==> flow/design.v <==
module rot_encoder
  #(parameter
    BAND_WIDTH = 32)
   (input logic                   sa,
    input logic                   sb,
    output logic [BAND_WIDTH-1:0] count,
    input logic                   clk,
    input logic                   rstn);
   logic [BAND_WIDTH-1:0]         count_r;
   logic [3:0]                    patern;
   logic [1:0]                    sa_q, sb_q;
   always_comb begin
      count  = count_r;
      patern = {sa_q[1], sb_q[1], sa_q[0], sb_q[0]};
   end
   always_ff @(posedge clk) begin
      if(!rstn) begin
         count_r <= 0;
         sa_q    <= 0;
         sb_q    <= 0;
      end
      else begin
         sa_q[1] <= sa_q[0];
         sb_q[1] <= sb_q[0];
         sa_q[0] <= sa;
         sb_q[0] <= sb;
         case(patern)
           4'b0010: count_r <= count_r + 1;
           4'b1011: count_r <= count_r + 1;
           4'b1101: count_r <= count_r + 1;
           4'b0100: count_r <= count_r + 1;
           4'b0001: count_r <= count_r - 1;
           4'b0111: count_r <= count_r - 1;
           4'b1110: count_r <= count_r - 1;
           4'b1000: count_r <= count_r - 1;
           default: count_r <= count_r;
         endcase
      end
   end
endmodule
module pwm_generator
  #(parameter
    BAND_WIDTH       = 32,
    PWM_PERIOD_CYCLE = 1000)
   (input logic [BAND_WIDTH-1:0] width,
    output logic                 pwm,
    input logic                  clk,
    input logic                  rstn);
   logic [BAND_WIDTH-1:0]        count_r;
   always_comb begin
      pwm = (count_r < width) ? 1 : 0;
   end
   always_ff @(posedge clk) begin
      if(!rstn) begin
         count_r <= 0;
      end
      else if(count_r < PWM_PERIOD_CYCLE) begin
         count_r <= count_r + 1;
      end
      else begin
         count_r <= 0;
      end
   end
endmodule
module p_controller
  #(parameter
    BAND_WIDTH         = 32,
    CLK_FREQ           = 100_000_000,
    ONE_ROTATION_PULSE = 630,  
    SAMPLING_RATE      = 100,  
    localparam
    PI_FIXED           = 804,  
    RESOLUTION         = 2 * PI_FIXED * SAMPLING_RATE / ONE_ROTATION_PULSE,
    UPDATE_INTERVAL    = CLK_FREQ / SAMPLING_RATE)
   (input  logic [31:0]           target_rot_v,
    input  logic [31:0]           p_gain,
    input  logic [31:0]           rot_cnt,
    output logic [BAND_WIDTH-1:0] pulse_width,
    input  logic                  clk,
    input  logic                  rstn);
   typedef enum logic [1:0] {STT_GET_ERROR,
                             STT_CALC_TERM,
                             STT_CALC_PULSE,
                             STT_WAIT} p_statetype;
   p_statetype  p_state;
   logic [31:0] cnt_r;
   logic        update_flag;
   logic [31:0] rot_cnt_r;
   logic signed [BAND_WIDTH*2-1:0] pulse_width_r, pulse_width_w;
   logic signed [BAND_WIDTH*2-1:0] rotate_samp_cnt_r;
   logic signed [BAND_WIDTH*2-1:0] error_w;
   logic signed [BAND_WIDTH*2-1:0] error_r, p_error_r;
   logic signed [BAND_WIDTH*2-1:0] p_term_r;
   logic signed [BAND_WIDTH*2-1:0] p_term_w;
   logic [31:0] p_gain_r;
   always_comb begin
      update_flag   = (cnt_r == UPDATE_INTERVAL) ? 1 : 0;
      error_w       = $signed(target_rot_v) - (rotate_samp_cnt_r * $signed(RESOLUTION));
      p_term_w      = ($signed(p_gain_r) * error_r);
      pulse_width_w = pulse_width_r + p_term_r;
      pulse_width   = pulse_width_r;
   end
   always_ff @(posedge clk) begin
      if(!rstn) begin
         p_state           <= STT_WAIT;
         cnt_r             <= 0;
         pulse_width_r     <= 0;
         rotate_samp_cnt_r <= 0;
         rot_cnt_r         <= 0;
         error_r           <= 0;
         p_error_r         <= 0;
         p_term_r          <= 0;
      end
      else begin
         p_gain_r <= p_gain;
         if(update_flag) begin
            cnt_r <= 0;
         end
         else begin
            cnt_r <= cnt_r + 1;
         end
         case(p_state)
           STT_GET_ERROR: begin
              p_error_r <= error_r;
              error_r   <= error_w;
              p_state <= STT_CALC_TERM;
           end
           STT_CALC_TERM: begin
              p_term_r <= p_term_w >>> 16;
              p_state  <= STT_CALC_PULSE;
           end
           STT_CALC_PULSE: begin
              pulse_width_r <= (target_rot_v != 0) ? pulse_width_w : 0;
              p_state       <= STT_WAIT;
           end
           STT_WAIT: begin
              if(update_flag) begin
                 rotate_samp_cnt_r <= $signed(rot_cnt) - $signed(rot_cnt_r);
                 rot_cnt_r         <= rot_cnt;
                 p_state           <= STT_GET_ERROR;
              end
           end
         endcase
      end
   end
endmodule
module motor_ctrl
  #(parameter
    CLK_FREQ = 100_000,
    localparam
    BAND_WIDTH         = 32,
    ONE_ROTATION_PULSE = 630,  
    SAMPLING_RATE      = 100,  
    PWM_PERIOD         = 40,   
    PWM_PERIOD_CYCLE   = (CLK_FREQ / 100_000) * PWM_PERIOD)
   (output logic                  pwm,
    output logic                  dir,
    output logic [BAND_WIDTH-1:0] pulse_width,
    output logic [BAND_WIDTH-1:0] rot_cnt,
    input  logic [31:0]           target_rot_v,
    input  logic [31:0]           p_gain,
    input  logic                  sa,
    input  logic                  sb,
    input  logic                  clk,
    input  logic                  rstn);
   logic [BAND_WIDTH-1:0] pwm_pulse_width;
   pwm_generator #(.BAND_WIDTH(BAND_WIDTH),
                   .PWM_PERIOD_CYCLE(PWM_PERIOD_CYCLE))
   pwm_gen_inst(.width(pwm_pulse_width),
                .pwm(pwm),
                .clk(clk),
                .rstn(rstn));
   rot_encoder #(.BAND_WIDTH(BAND_WIDTH))
   rot_encoder_inst(.sa(sa),
                    .sb(sb),
                    .count(rot_cnt),
                    .clk(clk),
                    .rstn(rstn));
   p_controller #(.BAND_WIDTH(BAND_WIDTH),
                  .CLK_FREQ(CLK_FREQ),
                  .ONE_ROTATION_PULSE(ONE_ROTATION_PULSE),
                  .SAMPLING_RATE(SAMPLING_RATE))
   p_ctrl_inst(.target_rot_v(target_rot_v),
               .p_gain(p_gain),
               .rot_cnt(rot_cnt),
               .pulse_width(pulse_width),
               .clk(clk),
               .rstn(rstn));
   always_comb begin
      dir             = pulse_width[31:31] ? 1'b1 : 1'b0;
      pwm_pulse_width = pulse_width[31:31] ? ~pulse_width : pulse_width;
   end
endmodule
# [From RTL to reports: motor_ctrl]
# What the tools print for motor_ctrl, step after step.
# Lines are those of the file above, counted from 1.
# Operators carry their Yosys type and port widths (W data, S select, Z words).
# Library cell names are shortened.
# A cell with - has no value.
[design] top_module="motor_ctrl" clock_port="clk" lib="sky130hd" pvt_corner="tt_025C_1v80"

# [Elaborated design]
# Yosys after proc, flatten, opt, wreduce and memory -nomap, before mapping. Memory bits, and registers merged into a memory's read port (data or address), are not among the register bits. Print and check cells are not counted. Equal cells are merged and count once.
[bits] output_inout_bits=66 wordCells=56 reg_bits=406
[op_classes] add_sub_neg=7 n_mul=2 cmp=2 equal=13 reduce_logical=10 bitwise=2 n_mux=8
[ops] cell="$mul A32 B64 Y64" n=1
[ops] cell="$mul A64 B9 Y64 const B" n=1
[ops] cell="$add A32 B1 Y32 const B" n=3
[ops] cell="$sub A32 B64 Y64" n=1
[ops] cell="$add A64 B48 Y64" n=1
[ops] cell="$pmux W32 S2" n=1
[ops] cell="$mux W64" n=1
[ops] cell="$sub A32 B32 Y33" n=1
[ops] cell="$sub A32 B1 Y32 const B" n=1
[ops] cell="$eq A32 B10 Y1 const B" n=1
[ops] cell="$lt A32 B32 Y1" n=1
[ops] cell="$lt A32 B6 Y1 const B" n=1
[ops] cell="$not A32 Y32" n=1
[ops] cell="$reduce_bool A32 Y1" n=1
[ops] cell="$mux W32" n=1
[ops] cell="$eq A4 B4 Y1 const B" n=4
[ops] cell="$eq A4 B3 Y1 const B" n=2
[ops] cell="$reduce_or A4 Y1" n=2
[ops] cell="$pmux W2 S4" n=1
[ops] cell="$reduce_and A2 Y1" n=3
[ops] cell="$eq A2 B2 Y1 const B" n=2
[ops] cell="$eq A4 B1 Y1 const B" n=1
[ops] cell="$eq A4 B2 Y1 const B" n=1
[ops] cell="$reduce_bool A4 Y1" n=1
[ops] cell="$mux W1" n=3
[ops] cell="$eq A2 B1 Y1 const B" n=1
[ops] cell="$ne A2 B1 Y1 const B" n=1
[ops] cell="$logic_not A2 Y1" n=1
# Not listed: further kinds 4, cells in them 4.

# [Logic depth]
# Yosys ltp: most cells in a row. Word level: on the elaborated netlist, between registers, memories and ports. Mapped: between sequential cells and ports; inverters and the memories' decode and read muxes count.
[logic_depth] ltp_word=4 abc_area=1 depth_mapped=35

# [Netlist]
# Source: synth_stat.txt of the flow (Yosys; design flattened, memories mapped). It holds for the ABC_AREA given above (unset counts as 0); a run with the other value may have another netlist.
# Totals and module areas in this step are rounded.
[by_type] cell_type="fa_1" n=1095 type_area_um2=2.19E+04
[by_type] cell_type="inv_1" n=2010 type_area_um2=7.54E+03
[by_type] cell_type="nand2_1" n=1686 type_area_um2=6328.57
[by_type] cell_type="dfxtp_1" n=281 type_area_um2=5.63E+03
[by_type] cell_type="ha_1" n=408 type_area_um2=5.1E+03
[by_type] cell_type="a21oi_1" n=348 type_area_um2=1741.67
[by_type] cell_type="o21ai_0" n=288 type_area_um2=1.44E+03
[by_type] cell_type="nor2_1" n=365 type_area_um2=1.37E+03
[by_type] cell_type="edfxtp_1" n=32 type_area_um2=960.922
[by_type] cell_type="clkbuf_1" n=234 type_area_um2=878.342
[by_type] cell_type="nand3_1" n=173 type_area_um2=865.83
[by_type] cell_type="xnor2_1" n=74 type_area_um2=648.122
[by_type] cell_type="xor2_1" n=66 type_area_um2=578.054
[by_type] cell_type="o21bai_1" n=45 type_area_um2=337.824
[by_type] cell_type="o211ai_1" n=43 type_area_um2=322.81
[by_type] cell_type="nor3_1" n=60 type_area_um2=300.288
[by_type] cell_type="a31oi_1" n=42 type_area_um2=262.752
[by_type] cell_type="nand4_1" n=40 type_area_um2=250.24
# Other cell types: 42; their cells: 283.
[synth_totals] flip_flops=313 cells=7573 mapped_area_um2=58400

# [Path before layout]
# OpenSTA on the mapped netlist: ideal clock, no wires. The path of least setup slack (recovery checks aside). Input and output delay are each 20% of the period. Register names are those of the netlist, which keeps one name where synthesis merged equal registers.
[synth_path] kind="register to register" start="reg p_ctrl_inst.p_gain_r[8]" end="reg p_ctrl_inst.p_term_r[23]" launch_ns=0.000 path_stages=29 delay_ns=6.638 setup_ns=0.116 period_ns=10.0 n_path_buf=2 required_ns=9.884 slack_ns=3.361 arrival_ns=6.522 period_less_setup_slack_ns=6.639
# "delay_ns" is the arrival time less input delay plus setup time.
# "path_stages" counts driving pins, that of a launching flip-flop among them; a cell with two outputs on the path counts twice.
# "period_less_setup_slack_ns" = period - worst setup slack (recovery checks aside). The figure is calculated, with input and output delays left at 20% of the set period.
# The rows between start and end are the longest chain of elaborated cells between them; the timing report does not say that the signal goes this way. Where chains are equally long, one stands for them.
# A line is the first line of the expression or statement that the cell stems from. Yosys adds cells for indexed reads and writes and turns some case tables into memories.
[synth_between] cell_sequence="edfxtp_1 -> clkbuf_1 -> buf_1 -> nand2_1 -> fa_1 -> fa_1 -> inv_1 -> fa_1 -> inv_1 -> fa_1 -> inv_1 -> fa_1 -> fa_1 -> fa_1 -> fa_1 -> ha_1 -> nand2_1 -> nor2_1 -> inv_1 -> nor2_1 -> inv_1 -> nor2_1 -> nand3_1 -> nand3_1 -> nand2_1 -> inv_1 -> o21ai_0 -> o211ai_1 -> inv_1" elab_chain_len=1 cone_cells=1 cone_lines=1 classes_between="mul: 1"
[synth_lines] item="start: declaration" line=95 text="logic [31:0] p_gain_r;"
[synth_lines] item="start: assignment" line=115 text="p_gain_r <= p_gain;"
[synth_lines] item="$mul A32 B64 Y64" line=99 text="p_term_w      = ($signed(p_gain_r) * error_r);"
[synth_lines] item="end: assignment" line=112 text="p_term_r          <= 0;"
[synth_lines] item="end: assignment" line=129 text="p_term_r <= p_term_w >>> 16;"
[synth_lines] item="end: declaration" line=93 text="logic signed [BAND_WIDTH*2-1:0] p_term_r;"

# [Worst path after layout]
# Path of least setup slack in the final report of flow run A (OpenROAD, finished layout, wires in). Where an end is a register, its clock arrival counts in the times.
[layout_path] kind="register to register" start="reg p_ctrl_inst.p_gain_r[8]" end="reg p_ctrl_inst.p_term_r[31]" period_ns=12.6 setup_ns=0.10 n_path_buf=2 arrival_ns=9.85 required_ns=13.16 slack_ns=3.31 launch_ns=0.64 path_stages=29
# The rows between start and end are the longest chain of elaborated cells between them; the timing report does not say that the signal goes this way. Where chains are equally long, one stands for them.
[layout_between] cell_sequence="edfxtp_1 -> clkbuf_1 -> buf_1 -> nand2_1 -> fa_1 -> inv_1 -> fa_1 -> fa_1 -> inv_1 -> fa_1 -> inv_1 -> fa_1 -> inv_1 -> fa_1 -> inv_1 -> fa_1 -> fa_1 -> ha_1 -> a21oi_1 -> nor3_1 -> a211oi_1 -> o211a_1 -> nand2_1 -> a21oi_1 -> inv_1 -> nand2_1 -> nand3_1 -> nand2_1 -> inv_1" elab_chain_len=1 cone_cells=1 cone_lines=1 classes_between="mul: 1"
[layout_lines] item="start: declaration" line=95 text="logic [31:0] p_gain_r;"
[layout_lines] item="start: assignment" line=115 text="p_gain_r <= p_gain;"
[layout_lines] item="$mul A32 B64 Y64" line=99 text="p_term_w      = ($signed(p_gain_r) * error_r);"
[layout_lines] item="end: assignment" line=112 text="p_term_r          <= 0;"
[layout_lines] item="end: assignment" line=129 text="p_term_r <= p_term_w >>> 16;"
[layout_lines] item="end: declaration" line=93 text="logic signed [BAND_WIDTH*2-1:0] p_term_r;"

Data sheet: physical implementation of motor_ctrl

Module motor_ctrl, platform sky130hd: 3 stored runs of the flow (Yosys, OpenROAD) with differing settings, in no particular order. Input and output delays are each 20% of the period that was set; the output load is 0.01 pF.
"period_less_ws_ns": clock period set for the run, less the worst setup slack. It is reckoned from that one timing run; input and output delays stay at 20% of the period that was set.
"worst_setup_path_time_ns" = time allowed to the worst setup path (clock period - input delay - output delay, where it has them) - its slack; a late launch clock adds to it, a late capture clock takes from it.
"power_mw" rests on the timing tool's default activity at the inputs, not on a simulated workload.
The measured numbers are rounded.

[flow] flow run A: files
==> flow/run.sh <==
#!/bin/bash
# the make line also repeats the synthesis and layout settings of config.mk as NAME=value (left out here)
make -C /OpenROAD-flow-scripts/flow DESIGN_CONFIG=/design/flow/config.mk WORK_HOME=/design/flow/orfs CLKGATE_MAP_FILE= finish
==> flow/config.mk <==
export PLATFORM = sky130hd
export DESIGN_NAME = motor_ctrl
export DESIGN_NICKNAME = motor_ctrl
export VERILOG_FILES = /design/flow/design.v
export SDC_FILE = /design/flow/constraint.sdc
export NUM_CORES = 4
export LEC_CHECK = 0
export ABC_AREA = 1
export CAP_MARGIN = 15
export CELL_PAD_IN_SITES_DETAIL_PLACEMENT = 0
export CELL_PAD_IN_SITES_GLOBAL_PLACEMENT = 1
export CORE_MARGIN = 6
export CORE_UTILIZATION = 15
export GPL_TIMING_DRIVEN = 0
export HOLD_SLACK_MARGIN = -0.07
export PLACE_DENSITY_LB_ADDON = 0.25
export SETUP_SLACK_MARGIN = -1.02
export SLEW_MARGIN = 30
==> flow/constraint.sdc <==
create_clock -name core_clock -period 12.6 [get_ports {clk}]
set_input_delay 2.5200 -clock core_clock [delete_from_list [all_inputs] [get_ports {clk}]]
set_output_delay 2.5200 -clock core_clock [all_outputs]
set_load 0.01 [all_outputs]

[flow] flow run A: metrics
[metrics] finish.stdcell_area_um2 = 68100
[metrics] setup_tns_ns = 0.000
[metrics] period_less_ws_ns = 9.290
[metrics] worst_setup_path_time_ns = 9.29
[metrics] timing.worst_path_kind = register to register
[metrics] synthArea_um2 = 58400
[metrics] ws_hold_ns = 0.459
[metrics] final_util_pct = 17.6
[metrics] power_mw = 3.445
[metrics] dieArea_um2 = 404500
[metrics] worst_setup_slack_ns = 3.310

[flow] flow run B: files
==> flow/run.sh <==
#!/bin/bash
# the make line also repeats the synthesis and layout settings of config.mk as NAME=value (left out here)
make -C /OpenROAD-flow-scripts/flow DESIGN_CONFIG=/design/flow/config.mk WORK_HOME=/design/flow/orfs CLKGATE_MAP_FILE= finish
==> flow/config.mk <==
export PLATFORM = sky130hd
export DESIGN_NAME = motor_ctrl
export DESIGN_NICKNAME = motor_ctrl
export VERILOG_FILES = /design/flow/design.v
export SDC_FILE = /design/flow/constraint.sdc
export NUM_CORES = 4
export LEC_CHECK = 0
export CAP_MARGIN = 20
export CORE_MARGIN = 2
export CORE_UTILIZATION = 45
export PLACE_DENSITY = 0.6
export SLEW_MARGIN = 20
==> flow/constraint.sdc <==
create_clock -name core_clock -period 8.84 [get_ports {clk}]
set_input_delay 1.7680 -clock core_clock [delete_from_list [all_inputs] [get_ports {clk}]]
set_output_delay 1.7680 -clock core_clock [all_outputs]
set_load 0.01 [all_outputs]

[flow] flow run B: metrics
[metrics] period_less_ws_ns = 8.464
[metrics] synthArea_um2 = 54460
[metrics] final_util_pct = 49.5
[metrics] worst_setup_slack_ns = 0.376
[metrics] power_mw = 4.364
[metrics] dieArea_um2 = 123800
[metrics] ws_hold_ns = 0.451
[metrics] setup_tns_ns = 0.000
[metrics] finish.stdcell_area_um2 = 59360
[metrics] worst_setup_path_time_ns = 8.46
[metrics] timing.worst_path_kind = register to register

[flow] flow run C: files
==> flow/run.sh <==
#!/bin/bash
# the make line also repeats the synthesis and layout settings of config.mk as NAME=value (left out here)
make -C /OpenROAD-flow-scripts/flow DESIGN_CONFIG=/design/flow/config.mk WORK_HOME=/design/flow/orfs CLKGATE_MAP_FILE= finish
==> flow/config.mk <==
export PLATFORM = sky130hd
export DESIGN_NAME = motor_ctrl
export DESIGN_NICKNAME = motor_ctrl
export VERILOG_FILES = /design/flow/design.v
export SDC_FILE = /design/flow/constraint.sdc
export NUM_CORES = 4
export LEC_CHECK = 0
export CAP_MARGIN = 20
export CELL_PAD_IN_SITES_GLOBAL_PLACEMENT = 0
export CORE_MARGIN = 2
export CORE_UTILIZATION = 62
export CTS_CLUSTER_DIAMETER = 267
export GPL_ROUTABILITY_DRIVEN = 0
export HOLD_SLACK_MARGIN = 0.16
export MIN_ROUTING_LAYER = met2
export SLEW_MARGIN = 40
==> flow/constraint.sdc <==
create_clock -name core_clock -period 12.1 [get_ports {clk}]
set_input_delay 2.4200 -clock core_clock [delete_from_list [all_inputs] [get_ports {clk}]]
set_output_delay 2.4200 -clock core_clock [all_outputs]
set_load 0.01 [all_outputs]

[flow] flow run C: metrics
[metrics] synthArea_um2 = 54460
[metrics] power_mw = 3.172
[metrics] dieArea_um2 = 90220
[metrics] setup_tns_ns = 0.000
[metrics] final_util_pct = 67.0
[metrics] worst_setup_slack_ns = 3.085
[metrics] ws_hold_ns = 0.452
[metrics] finish.stdcell_area_um2 = 58190
[metrics] worst_setup_path_time_ns = 9.01
[metrics] timing.worst_path_kind = register to register
[metrics] period_less_ws_ns = 9.015
